==> flow/design.v <==
`timescale 1ns / 1ps
module top_module(
    input  wire        clkr,
    input  wire        rst,
    input  wire        rxr,
    input  wire [4:0]  btnr,
    output wire        spr,
    output wire [7:0]  hr,
    output wire [7:0]  mr,
    output wire [4:0]  date,
    output wire [4:0]  month,
    output wire [7:0]  year,
    output wire [6:0]  seg,
    output wire [3:0]  an,
    output wire        dp
);
    reg [4:0] btnr_prev;
    reg [4:0] btnr_sync;
    wire btn_time_edge;
    wire btn_date_edge;
    wire btn_stopwatch;
    wire btn_sw_reset;       
    wire btn_sw_startstop;   
    always @(posedge clkr) begin
        if (rst) begin
            btnr_sync <= 5'b0;
            btnr_prev <= 5'b0;
        end else begin
            btnr_sync <= btnr;
            btnr_prev <= btnr_sync;
        end
    end
    assign btn_time_edge = btnr_sync[0] && !btnr_prev[0];
    assign btn_date_edge = btnr_sync[1] && !btnr_prev[1];
    assign btn_stopwatch = btnr_sync[2];   
    assign btn_sw_reset = btnr_sync[3] && !btnr_prev[3];      
    assign btn_sw_startstop = btnr_sync[4] && !btnr_prev[4];  
    reg tx_start;
    reg [7:0] tx_data;
    wire tx_busy;
    wire tx_out;
    uart_tx #(
        .BAUD_RATE(9600),
        .CLOCK_FREQ(153_600)
    ) uart_tx_inst (
        .clk(clkr),
        .rst(rst),
        .tx_start(tx_start),
        .tx_data(tx_data),
        .tx(tx_out),
        .tx_busy(tx_busy)
    );
    assign spr = tx_out;
    reg [1:0] tx_state;
    localparam TX_IDLE = 0, TX_WAIT_BUSY = 1, TX_WAIT_DONE = 2;
    always @(posedge clkr) begin
        if (rst) begin
            tx_state <= TX_IDLE;
            tx_start <= 0;
        end else
        case(tx_state)
            TX_IDLE: begin
                tx_start <= 0;
                if (btn_time_edge) begin
                    tx_data <= 8'd0;
                    tx_start <= 1;
                    tx_state <= TX_WAIT_BUSY;
                end
                else if (btn_date_edge) begin
                    tx_data <= 8'd1;
                    tx_start <= 1;
                    tx_state <= TX_WAIT_BUSY;
                end
            end
            TX_WAIT_BUSY: begin
                tx_start <= 0;
                if (tx_busy) begin
                    tx_state <= TX_WAIT_DONE;
                end
            end
            TX_WAIT_DONE: begin
                if (!tx_busy) begin
                    tx_state <= TX_IDLE;
                end
            end
            default: tx_state <= TX_IDLE;
        endcase
    end
    wire rx_ready;
    wire [7:0] rx_data;
    uart_rx #(
        .BAUD_RATE(9600),
        .CLOCK_FREQ(153_600)
    ) uart_rx_inst (
        .clk(clkr),
        .rst(rst),
        .rx(rxr),
        .rx_ready(rx_ready),
        .rx_data(rx_data)
    );
    reg [2:0] rx_state;
    reg [1:0] byte_count;
    localparam RX_IDLE = 0, RX_TIME = 1, RX_DATE = 2;
    reg [7:0] hr_reg, mr_reg, sec_reg;
    reg [4:0] date_reg, month_reg;
    reg [7:0] year_reg;
    assign hr = hr_reg;
    assign mr = mr_reg;
    assign date = date_reg;
    assign month = month_reg;
    assign year = year_reg;
    reg [9:0] clk_1hz_counter;
    reg clk_1hz_pulse;
    always @(posedge clkr) begin
        if (rst) begin
            clk_1hz_counter <= 0;
            clk_1hz_pulse <= 0;
        end else if (clk_1hz_counter == 1_000 - 1) begin
            clk_1hz_counter <= 0;
            clk_1hz_pulse <= 1;
        end else begin
            clk_1hz_counter <= clk_1hz_counter + 1;
            clk_1hz_pulse <= 0;
        end
    end
    always @(posedge clkr) begin
        if (rst) begin
            rx_state <= RX_IDLE;
            byte_count <= 0;
            hr_reg <= 0;
            mr_reg <= 0;
            sec_reg <= 0;
            date_reg <= 0;
            month_reg <= 0;
            year_reg <= 0;
        end else
        case(rx_state)
            RX_IDLE: begin
                byte_count <= 0;
                if (btn_time_edge) begin
                    rx_state <= RX_TIME;
                end
                else if (btn_date_edge) begin
                    rx_state <= RX_DATE;
                end
                else if (clk_1hz_pulse) begin
                    if (sec_reg == 59) begin
                        sec_reg <= 0;
                        if (mr_reg == 59) begin
                            mr_reg <= 0;
                            if (hr_reg == 23) begin
                                hr_reg <= 0;
                            end else begin
                                hr_reg <= hr_reg + 1;
                            end
                        end else begin
                            mr_reg <= mr_reg + 1;
                        end
                    end else begin
                        sec_reg <= sec_reg + 1;
                    end
                end
            end
            RX_TIME: begin
                if (rx_ready) begin
                    case(byte_count)
                        2'd0: hr_reg <= rx_data;
                        2'd1: mr_reg <= rx_data;
                        2'd2: sec_reg <= rx_data;
                    endcase
                    if (byte_count == 2'd2) begin
                        rx_state <= RX_IDLE;
                    end else begin
                        byte_count <= byte_count + 1;
                    end
                end
            end
            RX_DATE: begin
                if (rx_ready) begin
                    case(byte_count)
                        2'd0: date_reg <= rx_data[4:0];
                        2'd1: month_reg <= rx_data[4:0];
                        2'd2: year_reg <= rx_data;
                    endcase
                    if (byte_count == 2'd2) begin
                        rx_state <= RX_IDLE;
                    end else begin
                        byte_count <= byte_count + 1;
                    end
                end
            end
            default: rx_state <= RX_IDLE;
        endcase
    end
    wire [6:0] seg_sw;
    wire [3:0] an_sw;
    wire dp_sw;
    stopwatch_simple sw_inst (
        .CLK100MHZ(clkr),
        .rst(rst),
        .btn_reset(btn_sw_reset),
        .btn_startstop(btn_sw_startstop),
        .seg(seg_sw),
        .an(an_sw),
        .dp(dp_sw)
    );
    wire [6:0] seg_time;
    wire [3:0] an_time;
    wire dp_time;
    reg display_mode;
    always @(posedge clkr) begin
        if (rst) begin
            display_mode <= 0;
        end else if (btn_time_edge) begin
            display_mode <= 0;   
        end else if (btn_date_edge) begin
            display_mode <= 1;   
        end
    end
    seven_seg_display display_inst (
        .clk(clkr),
        .rst(rst),
        .hr(hr_reg),
        .mr(mr_reg),
        .date(date_reg),
        .month(month_reg),
        .mode(display_mode),
        .seg(seg_time),
        .an(an_time),
        .dp(dp_time)
    );
    assign seg = btn_stopwatch ? seg_sw : seg_time;
    assign an = btn_stopwatch ? an_sw : an_time;
    assign dp = btn_stopwatch ? dp_sw : dp_time;
endmodule
module seven_seg_display(
    input wire clk,
    input wire rst,
    input wire [7:0] hr,
    input wire [7:0] mr,
    input wire [4:0] date,
    input wire [4:0] month,
    input wire mode,   
    output reg [6:0] seg,
    output reg [3:0] an,
    output wire dp
);
    assign dp = 1'b1;   
    wire [3:0] hr_tens = hr / 10;
    wire [3:0] hr_ones = hr % 10;
    wire [3:0] mr_tens = mr / 10;
    wire [3:0] mr_ones = mr % 10;
    wire [3:0] date_tens = date / 10;
    wire [3:0] date_ones = date % 10;
    wire [3:0] month_tens = month / 10;
    wire [3:0] month_ones = month % 10;
    reg [1:0] digit_select;
    reg [5:0] refresh_counter;
    always @(posedge clk) begin
        if (rst) begin
            refresh_counter <= 0;
            digit_select <= 0;
        end else begin
        refresh_counter <= refresh_counter + 1;
        if (refresh_counter == 50) begin
            refresh_counter <= 0;
            digit_select <= digit_select + 1;
        end
        end
    end
    reg [3:0] bcd_digit;
    always @(*) begin
        if (mode == 0) begin
            case(digit_select)
                2'b00: begin an = 4'b1110; bcd_digit = mr_ones; end
                2'b01: begin an = 4'b1101; bcd_digit = mr_tens; end
                2'b10: begin an = 4'b1011; bcd_digit = hr_ones; end
                2'b11: begin an = 4'b0111; bcd_digit = hr_tens; end
            endcase
        end else begin
            case(digit_select)
                2'b00: begin an = 4'b1110; bcd_digit = month_ones; end
                2'b01: begin an = 4'b1101; bcd_digit = month_tens; end
                2'b10: begin an = 4'b1011; bcd_digit = date_ones; end
                2'b11: begin an = 4'b0111; bcd_digit = date_tens; end
            endcase
        end
    end
    always @(*) begin
        case(bcd_digit)
            4'd0: seg = 7'b1000000;
            4'd1: seg = 7'b1111001;
            4'd2: seg = 7'b0100100;
            4'd3: seg = 7'b0110000;
            4'd4: seg = 7'b0011001;
            4'd5: seg = 7'b0010010;
            4'd6: seg = 7'b0000010;
            4'd7: seg = 7'b1111000;
            4'd8: seg = 7'b0000000;
            4'd9: seg = 7'b0010000;
            default: seg = 7'b1111111;
        endcase
    end
endmodule
module uart_tx #(
    parameter BAUD_RATE = 9600,
    parameter CLOCK_FREQ = 100_000_000
)(
    input wire clk,
    input wire rst,
    input wire tx_start,
    input wire [7:0] tx_data,
    output reg tx,
    output reg tx_busy
);
    localparam integer CLK_PER_BIT = CLOCK_FREQ / BAUD_RATE;
    reg [3:0] clk_count;
    reg [3:0] bit_index;
    reg [7:0] tx_data_reg;
    reg [2:0] state;
    localparam IDLE = 3'd0;
    localparam START_BIT = 3'd1;
    localparam DATA_BITS = 3'd2;
    localparam STOP_BIT = 3'd3;
    always @(posedge clk) begin
        if (rst) begin
            tx <= 1'b1;
            tx_busy <= 1'b0;
            state <= IDLE;
            clk_count <= 0;
            bit_index <= 0;
        end else
        case(state)
            IDLE: begin
                tx <= 1'b1;
                clk_count <= 0;
                bit_index <= 0;
                tx_busy <= 1'b0;
                if (tx_start) begin
                    tx_data_reg <= tx_data;
                    tx_busy <= 1'b1;
                    state <= START_BIT;
                end
            end
            START_BIT: begin
                tx <= 1'b0;
                if (clk_count < CLK_PER_BIT - 1) begin
                    clk_count <= clk_count + 1;
                end else begin
                    clk_count <= 0;
                    state <= DATA_BITS;
                end
            end
            DATA_BITS: begin
                tx <= tx_data_reg[bit_index];
                if (clk_count < CLK_PER_BIT - 1) begin
                    clk_count <= clk_count + 1;
                end else begin
                    clk_count <= 0;
                    if (bit_index < 7) begin
                        bit_index <= bit_index + 1;
                    end else begin
                        bit_index <= 0;
                        state <= STOP_BIT;
                    end
                end
            end
            STOP_BIT: begin
                tx <= 1'b1;
                if (clk_count < CLK_PER_BIT - 1) begin
                    clk_count <= clk_count + 1;
                end else begin
                    clk_count <= 0;
                    state <= IDLE;
                end
            end
            default: state <= IDLE;
        endcase
    end
endmodule
module uart_rx #(
    parameter BAUD_RATE = 9600,
    parameter CLOCK_FREQ = 100_000_000
)(
    input wire clk,
    input wire rst,
    input wire rx,
    output reg rx_ready,
    output reg [7:0] rx_data
);
    localparam integer CLK_PER_BIT = CLOCK_FREQ / BAUD_RATE;
    reg [3:0] clk_count;
    reg [3:0] bit_index;
    reg [7:0] rx_data_reg;
    reg [2:0] state;
    reg rx_sync, rx_prev;
    localparam IDLE = 3'd0;
    localparam START_BIT = 3'd1;
    localparam DATA_BITS = 3'd2;
    localparam STOP_BIT = 3'd3;
    always @(posedge clk) begin
        if (rst) begin
            rx_sync <= 1'b1;
            rx_prev <= 1'b1;
        end else begin
            rx_sync <= rx;
            rx_prev <= rx_sync;
        end
    end
    always @(posedge clk) begin
        rx_ready <= 1'b0;
        if (rst) begin
            rx_data <= 8'd0;
            state <= IDLE;
            clk_count <= 0;
            bit_index <= 0;
        end else
        case(state)
            IDLE: begin
                clk_count <= 0;
                bit_index <= 0;
                if (rx_prev == 1'b1 && rx_sync == 1'b0) begin
                    state <= START_BIT;
                end
            end
            START_BIT: begin
                if (clk_count < (CLK_PER_BIT / 2) - 1) begin
                    clk_count <= clk_count + 1;
                end else begin
                    clk_count <= 0;
                    if (rx_sync == 1'b0) begin
                        state <= DATA_BITS;
                    end else begin
                        state <= IDLE;
                    end
                end
            end
            DATA_BITS: begin
                if (clk_count < CLK_PER_BIT - 1) begin
                    clk_count <= clk_count + 1;
                end else begin
                    clk_count <= 0;
                    rx_data_reg[bit_index] <= rx_sync;
                    if (bit_index < 7) begin
                        bit_index <= bit_index + 1;
                    end else begin
                        bit_index <= 0;
                        state <= STOP_BIT;
                    end
                end
            end
            STOP_BIT: begin
                if (clk_count < CLK_PER_BIT - 1) begin
                    clk_count <= clk_count + 1;
                end else begin
                    clk_count <= 0;
                    rx_ready <= 1'b1;
                    rx_data <= rx_data_reg;
                    state <= IDLE;
                end
            end
            default: state <= IDLE;
        endcase
    end
endmodule
module stopwatch_simple(
    input  wire CLK100MHZ,
    input  wire rst,
    input  wire btn_reset,       
    input  wire btn_startstop,   
    output reg  [6:0] seg,
    output reg  [3:0] an,
    output wire dp
);
    assign dp = 1'b1;   
    reg running;
    always @(posedge CLK100MHZ) begin
        if (rst || btn_reset) begin
            running <= 0;   
        end else if (btn_startstop) begin
            running <= ~running;   
        end
    end
    reg [6:0] cnt;
    reg tick_10hz;
    always @(posedge CLK100MHZ) begin
        if (rst) begin
            cnt <= 0;
            tick_10hz <= 0;
        end else if (cnt == 100 - 1) begin   
            cnt <= 0;
            tick_10hz <= 1;
        end else begin
            cnt <= cnt + 1;
            tick_10hz <= 0;
        end
    end
    reg [5:0] seconds;   
    reg [5:0] minutes;   
    reg [3:0] centisec;  
    always @(posedge CLK100MHZ) begin
        if (rst || btn_reset) begin
            seconds <= 0;
            minutes <= 0;
            centisec <= 0;
        end else if (running && tick_10hz) begin
            if (centisec == 9) begin
                centisec <= 0;
                if (seconds == 59) begin
                    seconds <= 0;
                    if (minutes == 59) begin
                        minutes <= 0;
                    end else begin
                        minutes <= minutes + 1;
                    end
                end else begin
                    seconds <= seconds + 1;
                end
            end else begin
                centisec <= centisec + 1;
            end
        end
    end
    wire [3:0] s1 = seconds % 10;
    wire [3:0] s10 = seconds / 10;
    wire [3:0] m1 = minutes % 10;
    wire [3:0] m10 = minutes / 10;
    reg [1:0] sel;
    reg [5:0] refresh_cnt;
    always @(posedge CLK100MHZ) begin
        if (rst) begin
            refresh_cnt <= 0;
            sel <= 0;
        end else begin
        refresh_cnt <= refresh_cnt + 1;
        if (refresh_cnt == 50) begin
            refresh_cnt <= 0;
            sel <= sel + 1;
        end
        end
    end
    reg [3:0] digit;
    always @(*) begin
        case(sel)
            2'b00: begin an = 4'b1110; digit = s1; end    
            2'b01: begin an = 4'b1101; digit = s10; end   
            2'b10: begin an = 4'b1011; digit = m1; end    
            2'b11: begin an = 4'b0111; digit = m10; end   
        endcase
    end
    always @(*) begin
        case(digit)
            4'd0: seg = 7'b1000000;
            4'd1: seg = 7'b1111001;
            4'd2: seg = 7'b0100100;
            4'd3: seg = 7'b0110000;
            4'd4: seg = 7'b0011001;
            4'd5: seg = 7'b0010010;
            4'd6: seg = 7'b0000010;
            4'd7: seg = 7'b1111000;
            4'd8: seg = 7'b0000000;
            4'd9: seg = 7'b0010000;
            default: seg = 7'b1111111;
        endcase
    end
endmodule
# From RTL to reports: top_module
# Tool output for the design above before and after an edit, in the order of the flow.
# "before" refers to lines of the RTL above, "after" to lines of the edited file.
# "change": "after" minus "before" as printed here. "rel_change_pct": 100 x difference / "before".
# Library cell names are shortened.
# Not given: -
[inputs] top="top_module" clock="clkr" cell_library="sky130hd" pvt_corner="tt_025C_1v80"

# Diff
# Unified diff, file above to edited file.
# The edit is scripted: it alters the design's behaviour and was not made to optimise anything.
# begin of diff
@@ -196,4 +196,7 @@
     wire [3:0] an_sw;
     wire dp_sw;
+    wire [6:0] seg_sw_p, seg_sw_n;
+    wire dp_sw_p, dp_sw_n;
+    wire [3:0] an_sw_p, an_sw_n;
     stopwatch_simple sw_inst (
         .CLK100MHZ(clkr),
@@ -201,8 +204,13 @@
         .btn_reset(btn_sw_reset),
         .btn_startstop(btn_sw_startstop),
-        .seg(seg_sw),
-        .an(an_sw),
-        .dp(dp_sw)
+        .seg(seg_sw_p),
+        .an(an_sw_p),
+        .dp(dp_sw_p)
     );
+    stopwatch_simple sw_inst_2 (.CLK100MHZ(clkr), .rst(rst), .btn_reset(btn_sw_reset),
+        .btn_startstop(~btn_sw_startstop), .seg(seg_sw_n), .an(an_sw_n), .dp(dp_sw_n));
+    assign seg_sw = seg_sw_p ^ seg_sw_n;
+    assign dp_sw = dp_sw_p ^ dp_sw_n;
+    assign an_sw = an_sw_p ^ an_sw_n;
     wire [6:0] seg_time;
     wire [3:0] an_time;
# end of diff

# After elaboration
# Counts by Yosys on the flattened word-level netlist (proc, flatten, opt, wreduce; memories kept). Register bits leave out memories and registers merged into their read ports (data or address). Print and check cells are left out. Cells with the same type and inputs are merged into one.
# Memory sizes are those after Yosys's memory passes, which may raise the word count (mostly to a power of two), join words into wider ones and drop unused or constant bits.
[bits] element="rom_bits" before=224 after=336 change=112 rel_change_pct=50.00
[bits] element="output_inout_bits" before=47 after=47 change=0 rel_change_pct=0.00
[bits] element="wordCells" before=279 after=322 change=43 rel_change_pct=15.41
[bits] element="mem_count" before=2 after=3 change=1 rel_change_pct=50.00
[bits] element="inputBits" before=8 after=8 change=0 rel_change_pct=0.00
[bits] element="reg_bits" before=158 after=191 change=33 rel_change_pct=20.89
[memory_table] element="memory_list" before="16 x 7 bit 1R0W; 16 x 7 bit 1R0W" after="16 x 7 bit 1R0W; 16 x 7 bit 1R0W; 16 x 7 bit 1R0W"
[classes] element="equal" before=54 after=62 change=8 rel_change_pct=14.81
[classes] element="n_div" before=12 after=16 change=4 rel_change_pct=33.33
[classes] element="mux" before=81 after=88 change=7 rel_change_pct=8.64
[classes] element="shifts" before=3 after=3 change=0 rel_change_pct=0.00
[classes] element="reduce_and_logical" before=56 after=62 change=6 rel_change_pct=10.71
[classes] element="n_logic" before=8 after=11 change=3 rel_change_pct=37.50
[classes] element="n_cmp" before=5 after=5 change=0 rel_change_pct=0.00
[classes] element="addsub" before=18 after=24 change=6 rel_change_pct=33.33
[ops] op="6-bit by 1-bit adder with 6-bit output with constant B" before=4 after=7 change=3 rel_change_pct=75.00
[ops] op="6-bit equality test with constant B" before=4 after=7 change=3 rel_change_pct=75.00
[ops] op="2-bit OR reduction" before=9 after=11 change=2 rel_change_pct=22.22
[ops] op="1-bit two-way mux" before=7 after=9 change=2 rel_change_pct=28.57
[ops] op="2-bit equality test with constant B" before=6 after=8 change=2 rel_change_pct=33.33
[ops] op="4-bit case mux with 4-bit select" before=5 after=7 change=2 rel_change_pct=40.00
[ops] op="6-bit by 4-bit divider with 32-bit output with constant B" before=2 after=4 change=2 rel_change_pct=100.00
[ops] op="6-bit by 4-bit modulo with 32-bit output with constant B" before=2 after=4 change=2 rel_change_pct=100.00
[ops] op="6-bit two-way mux" before=2 after=4 change=2 rel_change_pct=100.00
[ops] op="4-bit two-way mux" before=10 after=11 change=1 rel_change_pct=10.00
[ops] op="3-bit AND reduction" before=10 after=11 change=1 rel_change_pct=10.00
[ops] op="1-bit logical AND" before=6 after=7 change=1 rel_change_pct=16.67
[ops] op="4-bit by 1-bit adder with 4-bit output with constant B" before=5 after=6 change=1 rel_change_pct=20.00
[ops] op="1-bit NOT" before=5 after=6 change=1 rel_change_pct=20.00
[ops] op="2-bit by 1-bit equality test with 1-bit output with constant B" before=4 after=5 change=1 rel_change_pct=25.00
[ops] op="2-bit zero test" before=4 after=5 change=1 rel_change_pct=25.00
[ops] op="2-bit AND reduction" before=4 after=5 change=1 rel_change_pct=25.00
[ops] op="2-bit by 1-bit adder with 2-bit output with constant B" before=3 after=4 change=1 rel_change_pct=33.33
[ops] op="7-bit by 1-bit adder with 7-bit output with constant B" before=1 after=2 change=1 rel_change_pct=100.00
[ops] op="4-bit equality test with constant B" before=1 after=2 change=1 rel_change_pct=100.00
[ops] op="7-bit equality test with constant B" before=1 after=2 change=1 rel_change_pct=100.00
[ops] op="4-bit bitwise XOR" before=0 after=1 change=1
[ops] op="7-bit bitwise XOR" before=0 after=1 change=1
# Unchanged operator kinds not shown: 47.

# Logic depth
# Depth = most cells in a row (Yosys ltp): at word level without a register or memory, in the mapped netlist without a sequential cell, where the memories' decode and read muxes count.
[depth] element="ltp_word" before=8 after=8 change=0 rel_change_pct=0.00
[depth] element="ABC_AREA" before="0" after="0"
[depth] element="depth_mapped" before=24 after=26 change=2 rel_change_pct=8.33
[depth] element="depth_no_buf" before=22 after=23 change=1 rel_change_pct=4.55

# After synthesis
# The flow's flattened synthesis, as Yosys stat reports it; memories are mapped. The netlist is that of the ABC_AREA named above (0 if unset); the other value can give another one.
[synth_totals] element="area_um2" before=10269.8 after=12763.5 change=2493.7 rel_change_pct=24.28
[synth_totals] element="ffs" before=160 after=193 change=33 rel_change_pct=20.62
[synth_totals] element="sequential_area_um2" before=3303.2 after=3963.8 change=660.6 rel_change_pct=20.00
[synth_totals] element="mapped_cells" before=1255 after=1608 change=353 rel_change_pct=28.13
[synth_totals] element="buf_cells" before=57 after=70 change=13 rel_change_pct=22.81
[types] cell="nor2_1" before=180 after=226 change=46 rel_change_pct=25.56
[types] cell="inv_1" before=43 after=78 change=35 rel_change_pct=81.40
[types] cell="dfxtp_1" before=150 after=183 change=33 rel_change_pct=22.00
[types] cell="a21oi_1" before=78 after=111 change=33 rel_change_pct=42.31
[types] cell="nand2_1" before=106 after=138 change=32 rel_change_pct=30.19
[types] cell="ha_1" before=55 after=83 change=28 rel_change_pct=50.91
[types] cell="clkbuf_1" before=31 after=49 change=18 rel_change_pct=58.06
[types] cell="xor2_1" before=21 after=39 change=18 rel_change_pct=85.71
[types] cell="xnor2_1" before=18 after=34 change=16 rel_change_pct=88.89
[types] cell="nor3_1" before=27 after=39 change=12 rel_change_pct=44.44
[types] cell="a21o_1" before=7 after=19 change=12 rel_change_pct=171.43
[types] cell="o21ai_0" before=71 after=82 change=11 rel_change_pct=15.49
[types] cell="or2_2" before=6 after=17 change=11 rel_change_pct=183.33
[types] cell="o211ai_1" before=7 after=16 change=9 rel_change_pct=128.57
[types] cell="nor3b_1" before=9 after=16 change=7 rel_change_pct=77.78
[types] cell="nand4_1" before=11 after=17 change=6 rel_change_pct=54.55
[types] cell="nand3_1" before=45 after=50 change=5 rel_change_pct=11.11
[types] cell="a31oi_1" before=7 after=12 change=5 rel_change_pct=71.43
# Unchanged cell types not shown: 12.
# Not every row of either side is listed.
# By module: a second synthesis without flattening, with its own total; a netlist apart from the flattened one above.
[unflattened] element="cells_unflattened" before=1270 after=1629 change=359 rel_change_pct=28.27
[unflattened] element="area_unflattened_um2" before=10978.0 after=13833.3 change=2855.3 rel_change_pct=26.01
# Rows give one instance, submodules left out.
[modules_before] module="top_module" instances=1 cells=390 area_um2=3498.4 mod_seq_area_um2=1471.4
[modules_before] module="stopwatch_simple" instances=1 cells=331 area_um2=2720.1 mod_seq_area_um2=660.6
[modules_before] module="seven_seg_display" instances=1 cells=322 area_um2=2361.0 mod_seq_area_um2=160.2
[modules_before] module="uart_rx" instances=1 cells=139 area_um2=1451.4 mod_seq_area_um2=700.7
[modules_before] module="uart_tx" instances=1 cells=88 area_um2=947.2 mod_seq_area_um2=520.5
[modules_after] module="stopwatch_simple" instances=2 cells=331 area_um2=2720.1 mod_seq_area_um2=660.6
[modules_after] module="top_module" instances=1 cells=418 area_um2=3633.5 mod_seq_area_um2=1471.4
[modules_after] module="seven_seg_display" instances=1 cells=322 area_um2=2361.0 mod_seq_area_um2=160.2
[modules_after] module="uart_rx" instances=1 cells=139 area_um2=1451.4 mod_seq_area_um2=700.7
[modules_after] module="uart_tx" instances=1 cells=88 area_um2=947.2 mod_seq_area_um2=520.5

# Timing after synthesis
# Source: OpenSTA report_checks on the synthesized netlist (no wires, ideal clock, input and output delay 20% of the period each), path of least setup slack; recovery checks are left aside. Register names are those of the netlist, which keeps one name where synthesis merged equal registers.
[synth_timing] element="path_kind" before="reg-to-output" after="reg-to-output"
[synth_timing] element="start" before="reg display_mode" after="reg display_mode"
[synth_timing] element="end" before="out seg[1]" after="out seg[3]"
[synth_timing] element="output_delay_ns" before=2.000 after=2.000 change=0.000 rel_change_pct=0.00
[synth_timing] element="path_delay_ns" before=5.088 after=5.036 change=-0.052 rel_change_pct=-1.02
[synth_timing] element="tclk_ns" before=10.0 after=10.0 change=0.0 rel_change_pct=0.00
[synth_timing] element="stages" before=23 after=25 change=2 rel_change_pct=8.70
[synth_timing] element="required_ns" before=8.000 after=8.000 change=0.000 rel_change_pct=0.00
[synth_timing] element="setup_slack_ns" before=2.912 after=2.964 change=0.052
[synth_timing] element="n_path_buf" before=4 after=5 change=1 rel_change_pct=25.00
[synth_timing] element="launch_ns" before=0.000 after=0.000 change=0.000
[synth_timing] element="arrival_time_ns" before=5.088 after=5.036 change=-0.052 rel_change_pct=-1.02
[synth_timing] element="synth_period_reached_ns" before=7.088 after=7.036 change=-0.052 rel_change_pct=-0.73
# "path_delay_ns" is the arrival time less input delay plus setup time.
# At an output port there is no setup time.
# "stages": output pins that drive a net of the path, with the launching flip-flop's if there is one; two outputs of one cell count as two.
# "synth_period_reached_ns" = period - worst setup slack (recovery checks aside). The figure is calculated, with input and output delays left at 20% of the set period.
# Between the ends stands the longest chain of elaborated cells between them, by number of cells; it is not shown to be the way that was timed. Of several equally long chains one is given.
# A line is the first line of the expression or statement that the cell stems from. Yosys adds cells for indexed reads and writes and turns some case tables into memories.
# A memory read counts as a cell of the chain, while the word-level depth stops at memories.
# A register here has more assigning lines than the two given.
[synth_between_before] path_cell_list="dfxtp_1 -> buf_6 -> buf_6 -> clkbuf_1 -> buf_1 -> or2_2 -> ha_1 -> o21bai_2 -> ha_1 -> nor3_2 -> a31oi_4 -> a32o_1 -> a211oi_1 -> nor2_2 -> o311a_1 -> o21ai_0 -> nand2_1 -> nor2_1 -> xnor2_1 -> mux2_2 -> ha_1 -> nand2b_1 -> a221oi_1" elab_chain_len=3 cone_cells=3 lines_between=3 cone_classes="2 x mux; 1 x memory"
[synth_lines_before] element="from (decl)" line_no=210 source="reg display_mode;"
[synth_lines_before] element="from (assign)" line_no=213 source="display_mode <= 0;"
[synth_lines_before] element="from (assign)" line_no=215 source="display_mode <= 0;"
[synth_lines_before] element="4-bit two-way mux" line_no=273 source="if (mode == 0) begin"
[synth_lines_before] element="memory read 16 x 7 bit" line_no=290 source="case(bcd_digit)"
[synth_lines_before] element="7-bit two-way mux" line_no=232 source="assign seg = btn_stopwatch ? seg_sw : seg_time;"
[synth_lines_before] element="to (decl)" line_no=13 source="output wire [6:0]  seg,"
[synth_between_after] path_cell_list="dfxtp_1 -> buf_4 -> clkbuf_1 -> clkbuf_1 -> buf_1 -> nor2_1 -> ha_1 -> inv_1 -> nand2_1 -> ha_1 -> o311a_1 -> a21o_1 -> nor2_1 -> a311oi_2 -> buf_6 -> or4_1 -> nand4_1 -> o311ai_1 -> nor3_2 -> xor2_1 -> o21a_1 -> ha_1 -> o211ai_1 -> a21oi_1 -> a2bb2oi_1" elab_chain_len=3 cone_cells=3 lines_between=3 cone_classes="2 x mux; 1 x memory"
[synth_lines_after] element="from (decl)" line_no=218 source="reg display_mode;"
[synth_lines_after] element="from (assign)" line_no=221 source="display_mode <= 0;"
[synth_lines_after] element="from (assign)" line_no=223 source="display_mode <= 0;"
[synth_lines_after] element="4-bit two-way mux" line_no=281 source="if (mode == 0) begin"
[synth_lines_after] element="memory read 16 x 7 bit" line_no=298 source="case(bcd_digit)"
[synth_lines_after] element="7-bit two-way mux" line_no=240 source="assign seg = btn_stopwatch ? seg_sw : seg_time;"
[synth_lines_after] element="to (decl)" line_no=13 source="output wire [6:0]  seg,"

# Timing after layout
# From the final timing report of the runs of pair A: the path of least setup slack in the routed layout; clock arrival at registers is part of the times.
[layout_timing] element="path_kind" before="reg-to-output" after="reg-to-output"
[layout_timing] element="start" before="reg display_inst.digit_select[0]" after="reg display_inst.digit_select[0]"
[layout_timing] element="end" before="out seg[1]" after="out seg[0]"
[layout_timing] element="output_delay_ns" before=2.00 after=2.00 change=0.00 rel_change_pct=0.00
[layout_timing] element="setup_slack_ns" before=1.32 after=1.33 change=0.01
[layout_timing] element="arrival_time_ns" before=6.68 after=6.67 change=-0.01 rel_change_pct=-0.15
[layout_timing] element="tclk_ns" before=10.0 after=10.0 change=0.0 rel_change_pct=0.00
[layout_timing] element="launch_ns" before=0.41 after=0.43 change=0.02 rel_change_pct=4.88
[layout_timing] element="stages" before=23 after=20 change=-3 rel_change_pct=-13.04
[layout_timing] element="required_ns" before=8.00 after=8.00 change=0.00 rel_change_pct=0.00
[layout_timing] element="n_path_buf" before=1 after=1 change=0 rel_change_pct=0.00
# Between the ends stands the longest chain of elaborated cells between them, by number of cells; it is not shown to be the way that was timed. Of several equally long chains one is given.
# A memory read counts as a cell of the chain, while the word-level depth stops at memories.
[layout_between_before] path_cell_list="dfxtp_1 -> inv_1 -> ha_1 -> mux2i_1 -> or2_2 -> ha_1 -> o21bai_2 -> ha_1 -> nor3_2 -> a31oi_4 -> a32o_1 -> a211oi_1 -> nor2_2 -> o311a_1 -> o21ai_0 -> nand2_1 -> nor2_1 -> xnor2_1 -> mux2_2 -> ha_1 -> nand2b_1 -> a221oi_1 -> clkdlybuf4s50_1" elab_chain_len=5 cone_cells=9 cone_classes="3 x eq/ne; 4 x mux; 1 x reduce/logical; 1 x memory"
[layout_lines_before] element="from (decl)" line_no=257 source="reg [1:0] digit_select;"
[layout_lines_before] element="from (assign)" line_no=262 source="digit_select <= 0;"
[layout_lines_before] element="from (assign)" line_no=267 source="digit_select <= digit_select + 1;"
[layout_lines_before] element="2-bit equality test" line_no=274 source="case(digit_select)"
[layout_lines_before] element="4-bit case mux with 4-bit select" line_no=274
[layout_lines_before] element="4-bit two-way mux" line_no=273 source="if (mode == 0) begin"
[layout_lines_before] element="memory read 16 x 7 bit" line_no=290 source="case(bcd_digit)"
[layout_lines_before] element="7-bit two-way mux" line_no=232 source="assign seg = btn_stopwatch ? seg_sw : seg_time;"
[layout_lines_before] element="to (decl)" line_no=13 source="output wire [6:0]  seg,"
[layout_between_after] path_cell_list="dfxtp_1 -> ha_1 -> mux2i_1 -> a21oi_1 -> ha_1 -> nor2b_1 -> a211oi_1 -> or2_2 -> a31o_2 -> or2_1 -> a2111oi_2 -> or2_2 -> nand2_1 -> a311o_1 -> o32ai_1 -> ha_1 -> o211ai_1 -> a21oi_1 -> a2bb2oi_1 -> clkdlybuf4s50_1" elab_chain_len=5 cone_cells=9 cone_classes="3 x eq/ne; 4 x mux; 1 x reduce/logical; 1 x memory"
[layout_lines_after] element="from (decl)" line_no=265 source="reg [1:0] digit_select;"
[layout_lines_after] element="from (assign)" line_no=270 source="digit_select <= 0;"
[layout_lines_after] element="from (assign)" line_no=275 source="digit_select <= digit_select + 1;"
[layout_lines_after] element="2-bit equality test" line_no=282 source="case(digit_select)"
[layout_lines_after] element="4-bit case mux with 4-bit select" line_no=282
[layout_lines_after] element="4-bit two-way mux" line_no=281 source="if (mode == 0) begin"
[layout_lines_after] element="memory read 16 x 7 bit" line_no=298 source="case(bcd_digit)"
[layout_lines_after] element="7-bit two-way mux" line_no=240 source="assign seg = btn_stopwatch ? seg_sw : seg_time;"
[layout_lines_after] element="to (decl)" line_no=13 source="output wire [6:0]  seg,"

# Layout results
# Both versions went through the flow (Yosys, OpenROAD) with the same settings in each pair. Constraints: input delay and output delay 20% of the set period each, output load 0.01 pF.
[flow_settings_pair_A] CORE_UTILIZATION=40 period_ns=10.0 CAP_MARGIN=20 CORE_MARGIN=2 SLEW_MARGIN=20
[measured_pair_A] element="fin_power_mw" before=1.406 after=1.677 change=0.271 rel_change_pct=19.27
[measured_pair_A] element="setup_ws_ns" before=1.321 after=1.326 change=0.005
[measured_pair_A] element="timing.setup.tns_ns" before=0.000 after=0.000 change=0.000
[measured_pair_A] element="yosys_chip_area_um2" before=10269.8 after=12763.5 change=2493.7 rel_change_pct=24.28
[measured_pair_A] element="fin_hold_ws_ns" before=0.427 after=0.433 change=0.006
[measured_pair_A] element="die_footprint_um2" before=26973.1 after=33353.7 change=6380.6 rel_change_pct=23.66
[measured_pair_A] element="fin_util_pct" before=45.8 after=45.1 change=-0.7
[measured_pair_A] element="clock_period_reached_ns" before=8.679 after=8.674 change=-0.005 rel_change_pct=-0.06
[measured_pair_A] element="final_cell_area_um2" before=11542.3 after=14187.4 change=2645.1 rel_change_pct=22.92
[flow_settings_pair_B] CORE_UTILIZATION=21 CTS_CLUSTER_DIAMETER=322 PLACE_DENSITY=0.67 period_ns=9.11 CAP_MARGIN=20 CORE_MARGIN=2 SLEW_MARGIN=20
[measured_pair_B] element="fin_power_mw" before=1.558 after=1.809 change=0.251 rel_change_pct=16.11
[measured_pair_B] element="setup_ws_ns" before=0.517 after=0.686 change=0.169
[measured_pair_B] element="timing.setup.tns_ns" before=0.000 after=0.000 change=0.000
[measured_pair_B] element="yosys_chip_area_um2" before=10269.8 after=12763.5 change=2493.7 rel_change_pct=24.28
[measured_pair_B] element="fin_hold_ws_ns" before=0.437 after=0.437 change=0.000
[measured_pair_B] element="die_footprint_um2" before=50688.0 after=62767.8 change=12079.8 rel_change_pct=23.83
[measured_pair_B] element="fin_util_pct" before=24.5 after=24.3 change=-0.2
[measured_pair_B] element="clock_period_reached_ns" before=8.593 after=8.424 change=-0.169 rel_change_pct=-1.97
[measured_pair_B] element="final_cell_area_um2" before=11933.9 after=14649.0 change=2715.1 rel_change_pct=22.75
# "clock_period_reached_ns" is the run's clock period less its worst setup slack. It is reckoned from that one timing run; input and output delays stay at 20% of the period that was set.
# "fin_power_mw" is the tool's figure for a default switching activity; nothing was simulated.
